==> flow/design.v <==
module main(clk, rst, mem_rdata, mem_addr, mem_wdata, mem_we);
	input clk, rst;
	input [15:0] mem_rdata;       
	output [7:0] mem_addr;
	output [7:0] mem_wdata;
	output mem_we;
	wire PCWrite, IRWrite, S, AdrSrc, MemWrite, RegSrc1, ExtenderShift, RegWrite;
	wire [1:0] RegSrc0, ALUSrcA, ALUSrcB, ResultSrc, ImmSrc;
	wire [3:0] ALUControl;
	wire [3:0] FLAGS;
	wire [15:0] Instr;
	wire [2:0] IMM_VAL_7;
	wire [7:0] IMM_VAL_1;
	assign ImmSrc = Instr[15:14];
	assign IMM_VAL_7 = 7;
	assign IMM_VAL_1 = 1;
	assign mem_we = MemWrite;
	controller CTRL(
		.clk(clk),
		.rst(rst),
		.FLAGS(FLAGS),
		.Instr(Instr),
		.PCWrite(PCWrite),
		.IRWrite(IRWrite),
		.S(S),
		.AdrSrc(AdrSrc),
		.MemWrite(MemWrite),
		.RegSrc1(RegSrc1),
		.ExtenderShift(ExtenderShift),
		.RegWrite(RegWrite),
		.RegSrc0(RegSrc0),
		.ALUSrcA(ALUSrcA),
		.ALUSrcB(ALUSrcB),
		.ResultSrc(ResultSrc),
		.ALUControl(ALUControl)
	);
	datapath DUT(
		AdrSrc,
		PCWrite,
		MemWrite,
		IRWrite,
		RegSrc1,
		ExtenderShift,
		RegWrite,
		clk,
		rst,
		S,
		ALUControl,
		ALUSrcA,
		ALUSrcB,
		IMM_VAL_1,
		IMM_VAL_7,
		ImmSrc,
		RegSrc0,
		ResultSrc,
		mem_rdata,
		FLAGS,
		Instr,
		mem_addr,
		mem_wdata
	);
endmodule
module controller(clk, rst, FLAGS, Instr, PCWrite, IRWrite, S, AdrSrc, MemWrite, RegSrc1, ExtenderShift, RegWrite, RegSrc0, ALUSrcA, ALUSrcB, ResultSrc, ALUControl);
	input clk, rst;
	input [3:0] FLAGS;
	input [15:0] Instr;
	reg [4:0] current_state, next_state;
	output reg PCWrite, IRWrite, S, AdrSrc, MemWrite, RegSrc1, ExtenderShift, RegWrite;
	output reg [1:0] RegSrc0, ALUSrcA, ALUSrcB, ResultSrc;
	output reg [3:0] ALUControl;
	wire [1:0] OP, CMD_00, B_type, B_flag;
	wire [2:0] CMD_01;
	wire logic_op;
	assign OP = Instr[15:14];
	assign CMD_00 = Instr[13:12];  
	assign CMD_01 = Instr[13:11];  
	assign B_type = Instr[13:12];
	assign B_flag = Instr[11:10];
	assign logic_op = (CMD_01 == 3'b000 | CMD_01 == 3'b001 | CMD_01 == 3'b010);
	parameter Fetch = 0;
	parameter Decode = 1;
	parameter MemAdr = 2;
	parameter MemRead = 3;
	parameter MemWB = 4;
	parameter MemW = 5;
	parameter ExecuteR = 6;
	parameter ExecuteI = 7;
	parameter ALUWB = 8;
	parameter Branch = 9;
	parameter BL = 10;
	parameter BI_MemAdr = 11;
	parameter BI_MemRead = 12;
	parameter BI_WritePC = 13;
	parameter BranchWithCondition = 14;
	always @(posedge clk)
	begin: STATE_MEMORY
		if (rst)
			current_state <= Fetch;
		else
			current_state <= next_state;
	end
	always @(*)
	begin: REGSRC_LOGIC
		RegSrc0 = 0;
		RegSrc1 = 0;
		ExtenderShift = 0;
		case (OP)
			2'b00: begin  
				if (Instr[11] == 1) begin
					RegSrc0 = 2;  
					ExtenderShift = 1;
				end
			end
			2'b01: begin  
				if (!logic_op) begin  
					RegSrc0 = 2;  
					ExtenderShift = 1;
				end
			end
			2'b10: begin  
				RegSrc1 = 1;  
			end
			2'b11: begin  
				RegSrc1 = 1;  
			end
		endcase
	end
	always @(*)
	begin: WRITE_CONTROLLER
		IRWrite = 0;
		PCWrite = 0;
		MemWrite = 0;
		RegWrite = 0;
		S = 0;
		case (current_state)
			Fetch: begin
				IRWrite = 1;
				PCWrite = 1;
			end
			Decode: begin
				PCWrite = 1;
				if (OP == 2'b11 && B_type == 2'b01)  
					RegWrite = 1;
			end
			ExecuteR: S = 1;
			ExecuteI: S = 1;
			ALUWB: RegWrite = 1;
			MemW: MemWrite = 1;
			MemWB: RegWrite = 1;
			Branch: PCWrite = 1;
			BL: PCWrite = 1;
			BI_WritePC: PCWrite = 1;
			BranchWithCondition: begin
				case (B_flag)
					2'b00: PCWrite = (FLAGS[2] == 1);  
					2'b01: PCWrite = (FLAGS[2] == 0);  
					2'b10: PCWrite = (FLAGS[1] == 1);  
					2'b11: PCWrite = (FLAGS[1] == 0);  
				endcase
			end
			default: ;
		endcase
	end
	always @(*)
	begin: OUTPUT_LOGIC
		AdrSrc = 0;
		ALUSrcA = 2'b01;
		ALUSrcB = 2'b10;
		ALUControl = 4'b0000;
		ResultSrc = 2'b10;
		case (current_state)
			Fetch: ;  
			Decode: ;  
			ExecuteR: begin 
				ALUSrcA = 0;  
				ALUSrcB = 2'b00;  
				if (OP == 2'b00) begin  
					if (CMD_00 == 2'b01)
						ALUControl = 4'b0001;  
					if (CMD_00 == 2'b10)
						ALUControl = 4'b0001;  
				end
				if (OP == 2'b01) begin  
					if (CMD_01 == 3'b000)  
						ALUControl = 4'b0100;
					if (CMD_01 == 3'b001)  
						ALUControl = 4'b0101;
					if (CMD_01 == 3'b010)  
						ALUControl = 4'b0110;
				end
			end
			ExecuteI: begin
				ALUSrcB = 2'b01;  
				ALUSrcA = 0;  
				if (OP == 2'b00) begin 
					if (CMD_00 == 2'b11)  
						ALUSrcA = 2'b10;  
					if (CMD_00 == 2'b01)
						ALUControl = 4'b0001;  
					if (CMD_00 == 2'b10)
						ALUControl = 4'b0001;  
				end
				if (OP == 2'b01) begin  
					if (CMD_01 == 3'b011)  
						ALUControl = 4'b1000;
					if (CMD_01 == 3'b100)  
						ALUControl = 4'b1001;
					if (CMD_01 == 3'b101)  
						ALUControl = 4'b1010;
					if (CMD_01 == 3'b110)  
						ALUControl = 4'b1011;
					if (CMD_01 == 3'b111)  
						ALUControl = 4'b1100;
				end
			end	
			ALUWB: ResultSrc = 2'b00;
			MemAdr: begin
				if (Instr[12] == 0)  
					ALUSrcA = 2'b00;	 
				else  
					ALUSrcA = 2'b10;	 
				ALUSrcB = 2'b01;
			end
			MemRead: begin
				ResultSrc = 2'b00;
				AdrSrc = 1;
			end
			MemW: begin
				ResultSrc = 2'b00;
				AdrSrc = 1;
			end
			MemWB: ResultSrc = 2'b01;
			Branch, BL, BI_MemAdr, BranchWithCondition: begin
				ALUSrcA = 2'b10;  
				ALUSrcB = 2'b01;  
			end
			BI_MemRead: begin
				ResultSrc = 2'b00;
				AdrSrc = 1;
			end
			BI_WritePC: ResultSrc = 2'b01;
			default: ;
		endcase
	end
	always @(*)
	begin: NEXT_STATE_LOGIC
		next_state = Fetch;
		case (current_state)
			Fetch: next_state = Decode;
			Decode: begin
				case (OP)
					2'b00: next_state = Instr[11] ? ExecuteI : ExecuteR;  
					2'b01: next_state = logic_op ? ExecuteR : ExecuteI;   
					2'b10: next_state = MemAdr;                           
					2'b11: begin  
						case (B_type)
							2'b00: next_state = Branch;
							2'b01: next_state = BL;
							2'b10: next_state = BI_MemAdr;
							2'b11: next_state = BranchWithCondition;
						endcase
					end
				endcase
			end
			ExecuteR, ExecuteI: begin
				if (OP == 2'b00 && CMD_00 == 2'b10)  
					next_state = Fetch;
				else
					next_state = ALUWB;
			end
			MemAdr: next_state = Instr[13] ? MemRead : MemW;
			MemRead: next_state = MemWB;
			BI_MemAdr: next_state = BI_MemRead;
			BI_MemRead: next_state = BI_WritePC;
			default: next_state = Fetch;
		endcase
	end
endmodule
module datapath(
	AdrSrc,
	PcWrite,
	MemWrite,
	IRWrite,
	RegSrc1,
	ExtenderShift,
	RegWrite,
	clk,
	rst,
	S,
	ALUControl,
	ALUSrcA,
	ALUSrcB,
	IMM_VAL_1,
	IMM_VAL_7,
	ImmSrc,
	RegSrc0,
	ResultSrc,
	M,
	FLAGS,
	Instr,
	MemAddr,
	WrittenData
);
input wire	AdrSrc;
input wire	PcWrite;
input wire	MemWrite;
input wire	IRWrite;
input wire	RegSrc1;
input wire	ExtenderShift;
input wire	RegWrite;
input wire	clk;
input wire	rst;
input wire	S;
input wire	[3:0] ALUControl;
input wire	[1:0] ALUSrcA;
input wire	[1:0] ALUSrcB;
input wire	[7:0] IMM_VAL_1;
input wire	[2:0] IMM_VAL_7;
input wire	[1:0] ImmSrc;
input wire	[1:0] RegSrc0;
input wire	[1:0] ResultSrc;
input wire	[15:0] M;
output wire	[3:0] FLAGS;
output wire	[15:0] Instr;
output wire	[7:0] MemAddr;
output wire	[7:0] WrittenData;
wire	[3:0] F;
wire	[3:3] FL;
wire	[15:0] Instr_ALTERA_SYNTHESIZED;
wire	[7:0] SYNTHESIZED_WIRE_0;
wire	[7:0] SYNTHESIZED_WIRE_1;
wire	[7:0] SYNTHESIZED_WIRE_27;
wire	[7:0] SYNTHESIZED_WIRE_3;
wire	[7:0] SYNTHESIZED_WIRE_4;
wire	[7:0] SYNTHESIZED_WIRE_28;
wire	[7:0] SYNTHESIZED_WIRE_29;
wire	[2:0] SYNTHESIZED_WIRE_8;
wire	[2:0] SYNTHESIZED_WIRE_9;
wire	[7:0] SYNTHESIZED_WIRE_12;
wire	[7:0] SYNTHESIZED_WIRE_30;
wire	[7:0] SYNTHESIZED_WIRE_31;
wire	[7:0] SYNTHESIZED_WIRE_16;
wire	[7:0] SYNTHESIZED_WIRE_32;
wire	[7:0] SYNTHESIZED_WIRE_18;
wire	[7:0] SYNTHESIZED_WIRE_22;
wire	[0:7] SYNTHESIZED_WIRE_24;
wire	[0:7] SYNTHESIZED_WIRE_25;
wire	[0:2] SYNTHESIZED_WIRE_26;
assign	WrittenData = SYNTHESIZED_WIRE_32;
assign	SYNTHESIZED_WIRE_24 = 0;
assign	SYNTHESIZED_WIRE_25 = 0;
assign	SYNTHESIZED_WIRE_26 = 0;
alu_with_shifter #(.W(8))	b2v_inst(
	.A(SYNTHESIZED_WIRE_0),
	.B(SYNTHESIZED_WIRE_1),
	.control(ALUControl),
	.N(F[3]),
	.Z(F[2]),
	.CO(F[1]),
	.OVF(F[0]),
	.out(SYNTHESIZED_WIRE_28));
mux_2x1 #(.W(3))	b2v_inst10(
	.sel(RegSrc1),
	.in0(Instr_ALTERA_SYNTHESIZED[2:0]),
	.in1(Instr_ALTERA_SYNTHESIZED[10:8]),
	.out(SYNTHESIZED_WIRE_9));
reg_w_rst_en #(.W(8))	b2v_inst12(
	.clk(clk),
	.rst(rst),
	.en(PcWrite),
	.inp(SYNTHESIZED_WIRE_27),
	.out(SYNTHESIZED_WIRE_29));
reg_w_rst_en #(.W(4))	b2v_inst13(
	.clk(clk),
	.rst(rst),
	.en(S),
	.inp(F),
	.out(FLAGS));
reg_w_res #(.W(8))	b2v_inst14(
	.clk(clk),
	.rst(rst),
	.inp(SYNTHESIZED_WIRE_3),
	.out(SYNTHESIZED_WIRE_22));
reg_w_res #(.W(8))	b2v_inst15(
	.clk(clk),
	.rst(rst),
	.inp(SYNTHESIZED_WIRE_4),
	.out(SYNTHESIZED_WIRE_32));
reg_w_res #(.W(8))	b2v_inst16(
	.clk(clk),
	.rst(rst),
	.inp(SYNTHESIZED_WIRE_28),
	.out(SYNTHESIZED_WIRE_12));
reg_w_res #(.W(8))	b2v_inst18(
	.clk(clk),
	.rst(rst),
	.inp(M[7:0]),
	.out(SYNTHESIZED_WIRE_30));
mux_2x1 #(.W(8))	b2v_inst19(
	.sel(AdrSrc),
	.in0(SYNTHESIZED_WIRE_29),
	.in1(SYNTHESIZED_WIRE_27),
	.out(SYNTHESIZED_WIRE_16));
reg_file_8	b2v_inst2(
	.clk(clk),
	.rst(rst),
	.WE3(RegWrite),
	.A1(SYNTHESIZED_WIRE_8),
	.A2(SYNTHESIZED_WIRE_9),
	.A3(Instr_ALTERA_SYNTHESIZED[10:8]),
	.R7_in(SYNTHESIZED_WIRE_27),
	.WD3(SYNTHESIZED_WIRE_27),
	.RD1(SYNTHESIZED_WIRE_3),
	.RD2(SYNTHESIZED_WIRE_4));
reg_w_rst_en #(.W(16))	b2v_inst20(
	.clk(clk),
	.rst(rst),
	.en(IRWrite),
	.inp(M),
	.out(Instr_ALTERA_SYNTHESIZED));
mux_4x1 #(.W(8))	b2v_inst22(
	.in0(SYNTHESIZED_WIRE_12),
	.in1(SYNTHESIZED_WIRE_30),
	.in2(SYNTHESIZED_WIRE_28),
	.in3(SYNTHESIZED_WIRE_31),
	.sel(ResultSrc),
	.out(SYNTHESIZED_WIRE_27));
assign	MemAddr = SYNTHESIZED_WIRE_16;
extend	b2v_inst4(
	.ImmSrc(ImmSrc),
	.inp(Instr_ALTERA_SYNTHESIZED[11:0]),
	.out(SYNTHESIZED_WIRE_18));
left_shifter	b2v_inst5(
	.en(ExtenderShift),
	.inp(SYNTHESIZED_WIRE_18),
	.rot(Instr_ALTERA_SYNTHESIZED[7:5]),
	.out(SYNTHESIZED_WIRE_31));
mux_4x1 #(.W(8))	b2v_inst7(
	.in0(SYNTHESIZED_WIRE_32),
	.in1(SYNTHESIZED_WIRE_31),
	.in2(IMM_VAL_1),
	.in3(SYNTHESIZED_WIRE_30),
	.sel(ALUSrcB),
	.out(SYNTHESIZED_WIRE_1));
mux_4x1 #(.W(8))	b2v_inst8(
	.in0(SYNTHESIZED_WIRE_22),
	.in1(SYNTHESIZED_WIRE_29),
	.in2(SYNTHESIZED_WIRE_24),
	.in3(SYNTHESIZED_WIRE_25),
	.sel(ALUSrcA),
	.out(SYNTHESIZED_WIRE_0));
mux_4x1 #(.W(3))	b2v_inst9(
	.in0(Instr_ALTERA_SYNTHESIZED[7:5]),
	.in1(IMM_VAL_7),
	.in2(Instr_ALTERA_SYNTHESIZED[10:8]),
	.in3(SYNTHESIZED_WIRE_26),
	.sel(RegSrc0),
	.out(SYNTHESIZED_WIRE_8));
assign	Instr = Instr_ALTERA_SYNTHESIZED;
endmodule
module dec_3x8(inp, out);
	input [2:0] inp;
	output [7:0] out;
	assign out[7] = (inp[2]) & (inp[1]) & (inp[0]);
	assign out[6] = (inp[2]) & (inp[1]) & (~inp[0]);
	assign out[5] = (inp[2]) & (~inp[1]) & (inp[0]);
	assign out[4] = (inp[2]) & (~inp[1]) & (~inp[0]);
	assign out[3] = (~inp[2]) & (inp[1]) & (inp[0]);
	assign out[2] = (~inp[2]) & (inp[1]) & (~inp[0]);
	assign out[1] = (~inp[2]) & (~inp[1]) & (inp[0]);
	assign out[0] = (~inp[2]) & (~inp[1]) & (~inp[0]);
endmodule
module mux_2x1 #(parameter W=8)(in0, in1, sel, out);
	input [W-1:0] in0, in1;
	input sel;
	output reg [W-1:0] out;
	always @(in0, in1, sel)
		case(sel)
			1'b0: out = in0;
			1'b1: out = in1;
		endcase
endmodule
module mux_4x1 #(parameter W=8)(in0, in1, in2, in3, sel, out);
	input [W-1:0] in0, in1, in2, in3;
	input [1:0] sel;
	output reg [W-1:0] out;
	always @(in0, in1, in2, in3, sel)
		case(sel)
			2'b00: out = in0;
			2'b01: out = in1;
			2'b10: out = in2;
			2'b11: out = in3;
		endcase
endmodule
module mux_8x1 #(parameter W=8)(in0, in1, in2, in3, in4, in5, in6, in7, sel, out);
	input [W-1:0] in0, in1, in2, in3, in4, in5, in6, in7;
	input [2:0] sel;
	wire [W-1:0] middle_out0, middle_out1;
	output [W-1:0] out;
	mux_4x1 #(W) mux1 (in0, in1, in2, in3, sel[1:0], middle_out0);
	mux_4x1 #(W) mux2 (in4, in5, in6, in7, sel[1:0], middle_out1);
	mux_2x1 #(W) mux3 (middle_out0, middle_out1, sel[2], out);
endmodule
module reg_w_res #(parameter W=8) (clk, rst, inp, out);
	input clk, rst;
	input [W-1:0] inp;
	output reg [W-1:0] out;
	always @(posedge clk)
	begin
		if (rst) begin
			out <= 0;
		end else begin
			out <= inp;
		end
	end
endmodule
module reg_w_rst_en #(parameter W=8) (clk, rst, en, inp, out);
	input clk, rst, en;
	input [W-1:0] inp;
	output reg [W-1:0] out;
	always @(posedge clk)
	begin
		if (rst) begin
			out <= 0;
		end else if (en) begin
			out <= inp;
		end
	end
endmodule
module bit_8_reg_w_rst_en #(parameter D=0) (clk, rst, en, inp, out);
	input clk, rst, en;
	input [7:0] inp;
	output reg [7:0] out;
	always @(posedge clk)
	begin
		if (rst) begin
			out <= D;
		end else if (en) begin
			out <= inp;
		end
	end
endmodule
module reg_file_8(clk, rst, A1, A2, A3, WD3, R7_in, RD1, RD2, WE3);
	input clk, rst, WE3;
	input[2:0] A1, A2, A3;
	input[7:0] WD3, R7_in;
	output [7:0] RD1, RD2;
	wire [7:0] R_OUT[7:0];
	wire [7:0] DEC_WR_OUT, WRITE_SELECT;
	dec_3x8 dec_write_en(.inp(A3), .out(DEC_WR_OUT));
	assign WRITE_SELECT[0] = DEC_WR_OUT[0] & WE3;
	assign WRITE_SELECT[1] = DEC_WR_OUT[1] & WE3;
	assign WRITE_SELECT[2] = DEC_WR_OUT[2] & WE3;
	assign WRITE_SELECT[3] = DEC_WR_OUT[3] & WE3;
	assign WRITE_SELECT[4] = DEC_WR_OUT[4] & WE3;
	assign WRITE_SELECT[5] = DEC_WR_OUT[5] & WE3;
	assign WRITE_SELECT[6] = DEC_WR_OUT[6] & WE3;
	assign WRITE_SELECT[7] = DEC_WR_OUT[7] & WE3;
	bit_8_reg_w_rst_en #(0) R0(.clk(clk), .rst(rst), .en(WRITE_SELECT[0]), .inp(WD3), .out(R_OUT[0]));
	bit_8_reg_w_rst_en #(1) R1(.clk(clk), .rst(rst), .en(WRITE_SELECT[1]), .inp(WD3), .out(R_OUT[1]));
	bit_8_reg_w_rst_en #(2) R2(.clk(clk), .rst(rst), .en(WRITE_SELECT[2]), .inp(WD3), .out(R_OUT[2]));
	bit_8_reg_w_rst_en #(3) R3(.clk(clk), .rst(rst), .en(WRITE_SELECT[3]), .inp(WD3), .out(R_OUT[3]));
	bit_8_reg_w_rst_en #(4) R4(.clk(clk), .rst(rst), .en(WRITE_SELECT[4]), .inp(WD3), .out(R_OUT[4]));
	bit_8_reg_w_rst_en #(5) R5(.clk(clk), .rst(rst), .en(WRITE_SELECT[5]), .inp(WD3), .out(R_OUT[5]));
	bit_8_reg_w_rst_en #(6) R6(.clk(clk), .rst(rst), .en(WRITE_SELECT[6]), .inp(WD3), .out(R_OUT[6]));
	bit_8_reg_w_rst_en #(0) R7(.clk(clk), .rst(rst), .en(WRITE_SELECT[7]), .inp(R7_in), .out(R_OUT[7]));
	mux_8x1 #(8) mux_A1(R_OUT[0], R_OUT[1], R_OUT[2], R_OUT[3],
								 R_OUT[4], R_OUT[5], R_OUT[6], R_OUT[7],
								 A1, RD1);
	mux_8x1 #(8) mux_A2(R_OUT[0], R_OUT[1], R_OUT[2], R_OUT[3],
								 R_OUT[4], R_OUT[5], R_OUT[6], R_OUT[7],
								 A2, RD2);
endmodule
module extend(inp, out, ImmSrc);
	input [11:0] inp;
	input [1:0] ImmSrc;
	output reg [7:0] out;
	always @(inp, ImmSrc)
	begin
		case (ImmSrc)
			2'b10: out = {2'b0, inp[11], inp[4:0]};  
			2'b11: out = {2'b0, inp[5:0]};           
			default: out = {3'b0, inp[4:0]};         
		endcase
	end
endmodule
module left_shifter(inp, rot, en, out);
	input [7:0] inp;
	input [2:0] rot;
	input en;
	output reg [7:0] out;
	always @(*)
	begin
	if (en)
	begin
		out = inp << rot;
	end
	else
		out = inp;
	end
endmodule
module alu_with_shifter #(parameter W=8)(A, B, out, control, N, Z, CO, OVF);
	input [W-1:0] A, B;
	input [3:0] control;
	output reg N,Z,CO,OVF;
	output reg [W-1:0] out;
	reg [2*W-1:0] A_A;
	always @(*)
	begin
		CO = 0;
		OVF = 0;
		out = 0;
		A_A = 0;
		case(control)
		4'b0000:	begin  
					{CO, out} = A + B;
					OVF = (A[W-1] ~^ B[W-1]) & (A[W-1] ^ out[W-1]);
					end
		4'b0001:	begin  
					{CO, out} = A - B;
					OVF = (A[W-1] ^ out[W-1]) & (A[W-1] ^ B[W-1]);
					end
		4'b0010:	begin  
					{CO, out} = B - A;
					OVF = (B[W-1] ^ out[W-1]) & (A[W-1] ^ B[W-1]);
					end
		4'b0011:	out = A & (~B);
		4'b0100:	out = A & B;   
		4'b0101:	out = A | B;   
		4'b0110:	out = A ^ B;   
		4'b0111:	out = A ~^ B;
		4'b1000: begin  
					A_A = {A,A};
					A_A = A_A << B;
					out = A_A[2*W-1:W];
					end
		4'b1001: begin  
					A_A = {A,A};
					A_A = A_A >> B;
					out = A_A[W-1:0];
					end
		4'b1010: out = A << B;    
		4'b1011: out = A >> B;    
		4'b1100: out = A >>> B;   
		default: out = 0;
		endcase
		N = out[W-1];
		Z = (out == 0);
	end
endmodule
* From RTL to reports: main
Tool output for the design above before and after an edit, in the order of the flow. Lines under "original" count in the file above, lines under "edited" in the edited file. "difference": "edited" minus "original" as printed here. "rel. change": 100 x difference / "original". Cell names lack the library's common part. A cell with n/a has no value.
Design: design top main, clock input clk, standard-cell library sky130hd, timing corner tt_025C_1v80

* The edit
The edit as a unified diff against the file above. A script made this edit. It changes what the design does and was not meant as an optimisation.
begin of diff
@@ -426,5 +426,7 @@
 	.sel(ResultSrc),
 	.out(SYNTHESIZED_WIRE_27));
-assign	MemAddr = SYNTHESIZED_WIRE_16;
+reg [7:0] MemAddr_ff;
+always @(posedge clk) MemAddr_ff <= SYNTHESIZED_WIRE_16;
+assign MemAddr = MemAddr_ff;
 extend	b2v_inst4(
 	.ImmSrc(ImmSrc),
end of diff

* Word-level counts
Yosys after proc, flatten, opt, wreduce and memory -nomap, before mapping. Print and check cells are not counted.
Cells by class:
- add/subtract/negate cells | original 3, edited 3, difference 0, rel. change 0.00%
- equality and inequality tests | original 60, edited 60, difference 0, rel. change 0.00%
- shift operators | original 6, edited 6, difference 0, rel. change 0.00%
- muxes and demuxes | original 59, edited 59, difference 0, rel. change 0.00%
- bitwise operators | original 45, edited 45, difference 0, rel. change 0.00%
- reduce/logical cells | original 26, edited 26, difference 0, rel. change 0.00%
Operators by type and width:
- bitwise AND 1 bit | original 23, edited 23, difference 0, rel. change 0.00%
- equality test 2 bit (second input constant) | original 18, edited 18, difference 0, rel. change 0.00%
- 2-to-1 mux 4 bit | original 12, edited 12, difference 0, rel. change 0.00%
- 2-to-1 mux 1 bit | original 11, edited 11, difference 0, rel. change 0.00%
- equality test 2 x 1 -> 1 bit (second input constant) | original 9, edited 9, difference 0, rel. change 0.00%
- zero test 2 bit | original 9, edited 9, difference 0, rel. change 0.00%
- inverter 1 bit | original 9, edited 9, difference 0, rel. change 0.00%
- equality test 5 x 4 -> 1 bit (second input constant) | original 7, edited 7, difference 0, rel. change 0.00%
- parallel mux 8 bit (select 4 bit) | original 6, edited 6, difference 0, rel. change 0.00%
- OR reduction 2 bit | original 6, edited 6, difference 0, rel. change 0.00%
- equality test 4 bit (second input constant) | original 5, edited 5, difference 0, rel. change 0.00%
- 2-to-1 mux 2 bit | original 5, edited 5, difference 0, rel. change 0.00%
- equality test 3 bit (second input constant) | original 4, edited 4, difference 0, rel. change 0.00%
- equality test 4 x 3 -> 1 bit (second input constant) | original 4, edited 4, difference 0, rel. change 0.00%
- equality test 5 x 3 -> 1 bit (second input constant) | original 4, edited 4, difference 0, rel. change 0.00%
- bitwise XOR 1 bit | original 4, edited 4, difference 0, rel. change 0.00%
- parallel mux 1 bit (select 2 bit) | original 3, edited 3, difference 0, rel. change 0.00%
- parallel mux 1 bit (select 3 bit) | original 3, edited 3, difference 0, rel. change 0.00%
- parallel mux 8 bit (select 2 bit) | original 3, edited 3, difference 0, rel. change 0.00%
- bitwise AND 8 bit | original 2, edited 2, difference 0, rel. change 0.00%
- equality test 3 x 2 -> 1 bit (second input constant) | original 2, edited 2, difference 0, rel. change 0.00%
- equality test 4 x 2 -> 1 bit (second input constant) | original 2, edited 2, difference 0, rel. change 0.00%
- equality test 5 x 2 -> 1 bit (second input constant) | original 2, edited 2, difference 0, rel. change 0.00%
- logical AND 1 bit | original 2, edited 2, difference 0, rel. change 0.00%
- OR 1 bit | original 2, edited 2, difference 0, rel. change 0.00%
- parallel mux 2 bit (select 2 bit) | original 2, edited 2, difference 0, rel. change 0.00%
- parallel mux 5 bit (select 4 bit) | original 2, edited 2, difference 0, rel. change 0.00%
- OR reduction 4 bit | original 2, edited 2, difference 0, rel. change 0.00%
The list need not be complete.
Word-level totals:
- register bits after elaboration | original 128, edited 136, difference +8, rel. change +6.25%
- input port bits | original 18, edited 18, difference 0, rel. change 0.00%
- output and inout port bits | original 17, edited 17, difference 0, rel. change 0.00%
- word-level cells | original 215, edited 216, difference +1, rel. change +0.47%

* Longest topological paths
Depth = most cells in a row (Yosys ltp): at word level without a register or memory, in the mapped netlist without a sequential cell, where the memories' decode and read muxes count.
Depth:
- depth in word-level cells | original 15, edited 15, difference 0, rel. change 0.00%
- ABC_AREA | original 0, edited 0
- gate-level depth with buffers | original 21, edited 22, difference +1, rel. change +4.76%
- gate-level depth less buffers | original 18, edited 18, difference 0, rel. change 0.00%

* Netlist
Source: synth_stat.txt of the flow (Yosys; design flattened, memories mapped). It holds for the ABC_AREA given above (unset counts as 0); a run with the other value may have another netlist.
Mapped netlist:
- cell count | original 1192, edited 1174, difference -18, rel. change -1.51%
- chip area (Yosys) (µm²) | original 9396.5, edited 9464.1, difference +67.6, rel. change +0.72%
- sequential area (µm²) | original 2742.6, edited 2902.8, difference +160.2, rel. change +5.84%
- mapped flip-flops | original 137, edited 145, difference +8, rel. change +5.84%
- buffers | original 93, edited 94, difference +1, rel. change +1.08%
Cells by type:
- a21oi_1 | original 85, edited 50, difference -35, rel. change -41.18%
- a31oi_1 | original 52, edited 76, difference +24, rel. change +46.15%
- o211ai_1 | original 15, edited 30, difference +15, rel. change +100.00%
- nand4_1 | original 18, edited 32, difference +14, rel. change +77.78%
- mux2i_1 | original 31, edited 43, difference +12, rel. change +38.71%
- nand2_1 | original 145, edited 136, difference -9, rel. change -6.21%
- o21ai_0 | original 87, edited 78, difference -9, rel. change -10.34%
- dfxtp_1 | original 137, edited 145, difference +8, rel. change +5.84%
- or3_1 | original 15, edited 7, difference -8, rel. change -53.33%
- nand3_1 | original 35, edited 42, difference +7, rel. change +20.00%
- inv_1 | original 26, edited 20, difference -6, rel. change -23.08%
- or2_2 | original 9, edited 3, difference -6, rel. change -66.67%
- a22oi_1 | original 8, edited 2, difference -6, rel. change -75.00%
- buf_2 | original 15, edited 20, difference +5, rel. change +33.33%
- nor3_1 | original 28, edited 32, difference +4, rel. change +14.29%
- nor3b_1 | original 6, edited 2, difference -4, rel. change -66.67%
- a21boi_0 | original 5, edited 1, difference -4, rel. change -80.00%
- and3_1 | original 14, edited 11, difference -3, rel. change -21.43%
The list need not be complete. By module: a second synthesis without flattening, with its own total; a netlist apart from the flattened one above.
Unflattened totals:
- cells (unflattened synthesis) | original 1082, edited 1090, difference +8, rel. change +0.74%
- area (unflattened synthesis) (µm²) | original 10407.5, edited 10567.6, difference +160.1, rel. change +1.54%
Rows give one instance, submodules left out.
Modules, original:
- alu_with_shifter #(W=8) | times used 1, cells 451, area 3005.4 µm², seq. area 0.0 µm²
- mux_4x1 #(W=8) | times used 7, cells 10, area 196.4 µm², seq. area 0.0 µm²
- reg_w_res #(W=8) | times used 4, cells 16, area 210.2 µm², seq. area 160.2 µm²
- controller | times used 1, cells 93, area 792.0 µm², seq. area 300.3 µm²
- reg_w_rst_en #(W=16) | times used 1, cells 52, area 580.6 µm², seq. area 320.3 µm²
- bit_8_reg_w_rst_en #(D=0) | times used 2, cells 26, area 285.3 µm², seq. area 160.2 µm²
- mux_2x1 #(W=8) | times used 3, cells 9, area 131.4 µm², seq. area 0.0 µm²
- left_shifter | times used 1, cells 43, area 362.8 µm², seq. area 0.0 µm²
- bit_8_reg_w_rst_en #(D=3) | times used 1, cells 26, area 292.8 µm², seq. area 160.2 µm²
- bit_8_reg_w_rst_en #(D=5) | times used 1, cells 26, area 292.8 µm², seq. area 160.2 µm²
- bit_8_reg_w_rst_en #(D=6) | times used 1, cells 26, area 292.8 µm², seq. area 160.2 µm²
- bit_8_reg_w_rst_en #(D=1) | times used 1, cells 26, area 290.3 µm², seq. area 160.2 µm²
- bit_8_reg_w_rst_en #(D=2) | times used 1, cells 26, area 290.3 µm², seq. area 160.2 µm²
- bit_8_reg_w_rst_en #(D=4) | times used 1, cells 26, area 290.3 µm², seq. area 160.2 µm²
original: Further modules, not shown: 10.
Modules, edited:
- alu_with_shifter #(W=8) | times used 1, cells 451, area 3005.4 µm², seq. area 0.0 µm²
- mux_4x1 #(W=8) | times used 7, cells 10, area 196.4 µm², seq. area 0.0 µm²
- reg_w_res #(W=8) | times used 4, cells 16, area 210.2 µm², seq. area 160.2 µm²
- controller | times used 1, cells 93, area 792.0 µm², seq. area 300.3 µm²
- reg_w_rst_en #(W=16) | times used 1, cells 52, area 580.6 µm², seq. area 320.3 µm²
- bit_8_reg_w_rst_en #(D=0) | times used 2, cells 26, area 285.3 µm², seq. area 160.2 µm²
- mux_2x1 #(W=8) | times used 3, cells 9, area 131.4 µm², seq. area 0.0 µm²
- left_shifter | times used 1, cells 43, area 362.8 µm², seq. area 0.0 µm²
- bit_8_reg_w_rst_en #(D=3) | times used 1, cells 26, area 292.8 µm², seq. area 160.2 µm²
- bit_8_reg_w_rst_en #(D=5) | times used 1, cells 26, area 292.8 µm², seq. area 160.2 µm²
- bit_8_reg_w_rst_en #(D=6) | times used 1, cells 26, area 292.8 µm², seq. area 160.2 µm²
- bit_8_reg_w_rst_en #(D=1) | times used 1, cells 26, area 290.3 µm², seq. area 160.2 µm²
- bit_8_reg_w_rst_en #(D=2) | times used 1, cells 26, area 290.3 µm², seq. area 160.2 µm²
- bit_8_reg_w_rst_en #(D=4) | times used 1, cells 26, area 290.3 µm², seq. area 160.2 µm²
edited: Further modules, not shown: 10.

* Path before layout
OpenSTA on the mapped netlist: ideal clock, no wires. The path of least setup slack (recovery checks aside). Input and output delay are each 20% of the period. Register names are those of the netlist, which keeps one name where synthesis merged equal registers.
Timing path after synthesis:
- kind | original register to output, edited register to register
- start point | original register CTRL.current_state, edited register CTRL.current_state
- end point | original output port mem_addr[4], edited register DUT.b2v_inst13.out[2]
- clock period (ps) | original 5500, edited 5500, difference 0, rel. change 0.00%
- output delay (ps) | original 1100
- library setup time (ps) | edited 87
- launch time at the first pin (ps) | original 0, edited 0, difference 0
- arrival time (ps) | original 4058, edited 4078, difference +20, rel. change +0.49%
- required time (ps) | original 4400, edited 5413, difference +1013, rel. change +23.02%
- slack (ps) | original 342, edited 1335, difference +993
- delay of the path (ps) | original 4058, edited 4165, difference +107, rel. change +2.64%
- driving pins on the path | original 21, edited 21, difference 0, rel. change 0.00%
- buffers on the path | original 5, edited 5, difference 0, rel. change 0.00%
- synthesis period reached (ps) | original 5158, edited 4165, difference -993, rel. change -19.25%
"delay of the path" is the arrival time less input delay plus setup time. At an output port there is no setup time. "driving pins on the path" counts driving pins, that of a launching flip-flop among them; a cell with two outputs on the path counts twice. "synthesis period reached" = period - worst setup slack (recovery checks aside). The figure is calculated, with input and output delays left at 20% of the set period. An end named without its bit number is one bit of that signal or, where synthesis recoded a state register, one of its new flip-flops. Between the ends stands the longest chain of elaborated cells between them, by number of cells; it is not shown to be the way that was timed. Of several equally long chains one is given. A line is the first line of the expression or statement that the cell stems from. Yosys adds cells for indexed reads and writes and turns some case tables into memories.
On the way, after synthesis, original: cells stage by stage dfxtp_1 -> or4_4 -> buf_6 -> nor2_8 -> buf_8 -> nand2_1 -> o21ai_1 -> clkbuf_1 -> ha_1 -> clkbuf_1 -> nand2b_1 -> a2bb2oi_1 -> mux2i_1 -> xnor2_1 -> a222oi_1 -> o41ai_2 -> a21oi_1 -> and3_4 -> o221a_1 -> buf_6 -> a21oi_1, cells in the longest elaborated chain 10, elaborated cells between the ends (all ways) 69, classes of those cells add/sub: 3; eq/ne: 34; shift: 5; mux: 10; logic: 7; reduce/logical: 10
Ends and longest elaborated chain, after synthesis, original:
- start, declared | RTL line 67 | reg [4:0] current_state, next_state;
- start, assigned | RTL line 98 | current_state <= Fetch;
- start, assigned | RTL line 100 | current_state <= next_state;
- equality test 5 x 4 -> 1 bit | RTL line 171 | case (current_state)
- OR reduction 4 bit | RTL line 171
- parallel mux 2 bit (select 4 bit) | RTL line 171
- equality test 2 bit | RTL line 488 | case(sel)
- OR reduction 2 bit
- parallel mux 8 bit (select 3 bit) | RTL line 488
- subtractor 8 x 8 -> 9 bit | RTL line 624 | {CO, out} = B - A;
- parallel mux 8 bit (select 13 bit) | RTL line 614 | case(control)
- parallel mux 8 bit (select 4 bit) | RTL line 488
- parallel mux 8 bit (select 2 bit) | RTL line 478 | case(sel)
- end, declared | RTL line 4 | output [7:0] mem_addr;
On the way, after synthesis, edited: cells stage by stage dfxtp_1 -> or4_4 -> buf_6 -> nor3_4 -> buf_6 -> a21oi_1 -> a21o_1 -> buf_2 -> clkbuf_1 -> ha_1 -> clkbuf_1 -> nor3b_1 -> nor3_1 -> mux2i_1 -> mux2i_1 -> nand4_1 -> a41o_1 -> a211oi_2 -> or2_1 -> nand4_1 -> o31ai_1, cells in the longest elaborated chain 9, elaborated cells between the ends (all ways) 54, classes of those cells add/sub: 3; eq/ne: 25; shift: 5; mux: 7; logic: 6; reduce/logical: 8
Ends and longest elaborated chain, after synthesis, edited:
- start, declared | RTL line 67 | reg [4:0] current_state, next_state;
- start, assigned | RTL line 98 | current_state <= Fetch;
- start, assigned | RTL line 100 | current_state <= next_state;
- equality test 5 x 4 -> 1 bit | RTL line 171 | case (current_state)
- OR reduction 4 bit | RTL line 171
- parallel mux 2 bit (select 4 bit) | RTL line 171
- equality test 2 bit | RTL line 490 | case(sel)
- OR reduction 2 bit
- parallel mux 8 bit (select 3 bit) | RTL line 490
- subtractor 8 x 8 -> 9 bit | RTL line 626 | {CO, out} = B - A;
- parallel mux 8 bit (select 13 bit) | RTL line 616 | case(control)
- zero test 8 bit | RTL line 650 | Z = (out == 0);
- end, assigned | RTL line 526 | out <= 0;
- end, assigned | RTL line 528 | out <= inp;
- end, declared | RTL line 522 | output reg [W-1:0] out;

* Timing after layout
From the final timing report of the runs of pair 1: the path of least setup slack in the routed layout; clock arrival at registers is part of the times. The path's times are printed in steps of 10 ps; the period is the one set.
Timing path after layout:
- kind | original register to output, edited register to register
- start point | original register CTRL.current_state, edited register DUT.b2v_inst20.out[13]
- end point | original output port mem_addr[6], edited register DUT.b2v_inst12.out[5]
- clock period (ps) | original 5500, edited 5500, difference 0, rel. change 0.00%
- output delay (ps) | original 1100
- library setup time (ps) | edited 150
- launch time at the first pin (ps) | original 430, edited 410, difference -20, rel. change -4.65%
- arrival time (ps) | original 4350, edited 5410, difference +1060, rel. change +24.37%
- required time (ps) | original 4400, edited 5770, difference +1370, rel. change +31.14%
- slack (ps) | original 50, edited 360, difference +310
- driving pins on the path | original 23, edited 17, difference -6, rel. change -26.09%
- buffers on the path | original 5, edited 0, difference -5, rel. change -100.00%
An end named without its bit number is one bit of that signal or, where synthesis recoded a state register, one of its new flip-flops. Between the ends stands the longest chain of elaborated cells between them, by number of cells; it is not shown to be the way that was timed. Of several equally long chains one is given.
On the way, after layout, original: cells stage by stage dfxtp_2 -> or4_4 -> buf_6 -> nor2_8 -> o21ai_2 -> nand2_2 -> buf_6 -> ha_4 -> inv_2 -> fa_2 -> nand3_2 -> a21oi_1 -> o21a_1 -> nor2_2 -> o32a_1 -> a31oi_2 -> a211o_1 -> nor3_2 -> buf_4 -> a211o_1 -> a31oi_1 -> buf_4 -> buf_6, cells in the longest elaborated chain 10, elaborated cells between the ends (all ways) 69, classes of those cells add/sub: 3; eq/ne: 34; shift: 5; mux: 10; logic: 7; reduce/logical: 10
Ends and longest elaborated chain, after layout, original:
- start, declared | RTL line 67 | reg [4:0] current_state, next_state;
- start, assigned | RTL line 98 | current_state <= Fetch;
- start, assigned | RTL line 100 | current_state <= next_state;
- equality test 5 x 4 -> 1 bit | RTL line 171 | case (current_state)
- OR reduction 4 bit | RTL line 171
- parallel mux 2 bit (select 4 bit) | RTL line 171
- equality test 2 bit | RTL line 488 | case(sel)
- OR reduction 2 bit
- parallel mux 8 bit (select 3 bit) | RTL line 488
- subtractor 8 x 8 -> 9 bit | RTL line 624 | {CO, out} = B - A;
- parallel mux 8 bit (select 13 bit) | RTL line 614 | case(control)
- parallel mux 8 bit (select 4 bit) | RTL line 488
- parallel mux 8 bit (select 2 bit) | RTL line 478 | case(sel)
- end, declared | RTL line 4 | output [7:0] mem_addr;
On the way, after layout, edited: cells stage by stage dfxtp_1 -> ha_1 -> nand4bb_1 -> and3_1 -> and2_1 -> a21boi_1 -> inv_1 -> ha_1 -> o21bai_1 -> a221oi_1 -> mux2i_1 -> xnor2_1 -> nand2_1 -> nand4_1 -> a211oi_1 -> a21o_1 -> a311oi_1, cells in the longest elaborated chain 14, elaborated cells between the ends (all ways) 69, classes of those cells add/sub: 3; eq/ne: 25; shift: 5; mux: 24; logic: 8; reduce/logical: 4
Ends and longest elaborated chain, after layout, edited:
- start, declared | RTL line 522 | output reg [W-1:0] out;
- start, assigned | RTL line 526 | out <= 0;
- start, assigned | RTL line 528 | out <= inp;
- equality test 2 x 1 -> 1 bit | RTL line 198 | if (CMD_00 == 2'b01)
- 2-to-1 mux 1 bit | RTL line 198
- 2-to-1 mux 1 bit | RTL line 200 | if (CMD_00 == 2'b10)
- 2-to-1 mux 4 bit | RTL line 195 | if (OP == 2'b00) begin
- 2-to-1 mux 4 bit | RTL line 204 | if (CMD_01 == 3'b011)
- 2-to-1 mux 4 bit | RTL line 206 | if (CMD_01 == 3'b100)
- 2-to-1 mux 4 bit | RTL line 208 | if (CMD_01 == 3'b101)
- 2-to-1 mux 4 bit | RTL line 210 | if (CMD_01 == 3'b110)
- 2-to-1 mux 4 bit | RTL line 212 | if (CMD_01 == 3'b111)
- 2-to-1 mux 4 bit | RTL line 203 | if (OP == 2'b01) begin
- parallel mux 4 bit (select 2 bit) | RTL line 171 | case (current_state)
- equality test 4 bit | RTL line 616 | case(control)
- parallel mux 8 bit (select 13 bit) | RTL line 616
- parallel mux 8 bit (select 4 bit) | RTL line 490 | case(sel)
- end, assigned | RTL line 526
- end, assigned | RTL line 528
- end, declared | RTL line 522

* Measured runs
Both versions went through the flow (Yosys, OpenROAD) with the same settings in each pair. Constraints: input delay and output delay 20% of the set period each, output load 0.01 pF.
Flow settings, pair 1: period_ns 5.5, CAP_MARGIN 20, CORE_MARGIN 2, CORE_UTILIZATION 40, SLEW_MARGIN 20
Results, pair 1:
- chip area in the Yosys report (µm²) | original 9396.5, edited 9464.1, difference +67.6, rel. change +0.72%
- die area (µm²) | original 24733.9, edited 24907.2, difference +173.3, rel. change +0.70%
- standard-cell area after routing (µm²) | original 11753.8, edited 10631.4, difference -1122.4, rel. change -9.55%
- post-route utilization | original 0.505, edited 0.456, difference -0.049
- setup slack of the worst path (ps) | original 52, edited 357, difference +305
- final worst hold slack (ps) | original 473, edited 484, difference +11
- power (uW) | original 3291, edited 3126, difference -165, rel. change -5.01%
Flow settings, pair 2: ABC_AREA 0, CAP_MARGIN 35, CELL_PAD_IN_SITES_GLOBAL_PLACEMENT 3, CORE_ASPECT_RATIO 0.84, CORE_UTILIZATION 38, CTS_CLUSTER_DIAMETER 51, CTS_CLUSTER_SIZE 52, GPL_ROUTABILITY_DRIVEN 0, GPL_TIMING_DRIVEN 0, PLACE_DENSITY 0.47, period_ns 3.62, CORE_MARGIN 2, SLEW_MARGIN 20
Results, pair 2:
- chip area in the Yosys report (µm²) | original 9396.5, edited 9464.1, difference +67.6, rel. change +0.72%
- die area (µm²) | original 26006.2, edited 26188.9, difference +182.7, rel. change +0.70%
- standard-cell area after routing (µm²) | original 12333.1, edited 12260.5, difference -72.6, rel. change -0.59%
- post-route utilization | original 0.51, edited 0.505, difference -0.005
- setup slack of the worst path (ps) | original -1674, edited -934, difference +740
- final worst hold slack (ps) | original 474, edited 482, difference +8
- power (uW) | original 5268, edited 5306, difference +38, rel. change +0.72%
"power": no workload was simulated; the value follows from the tool's default switching activity.
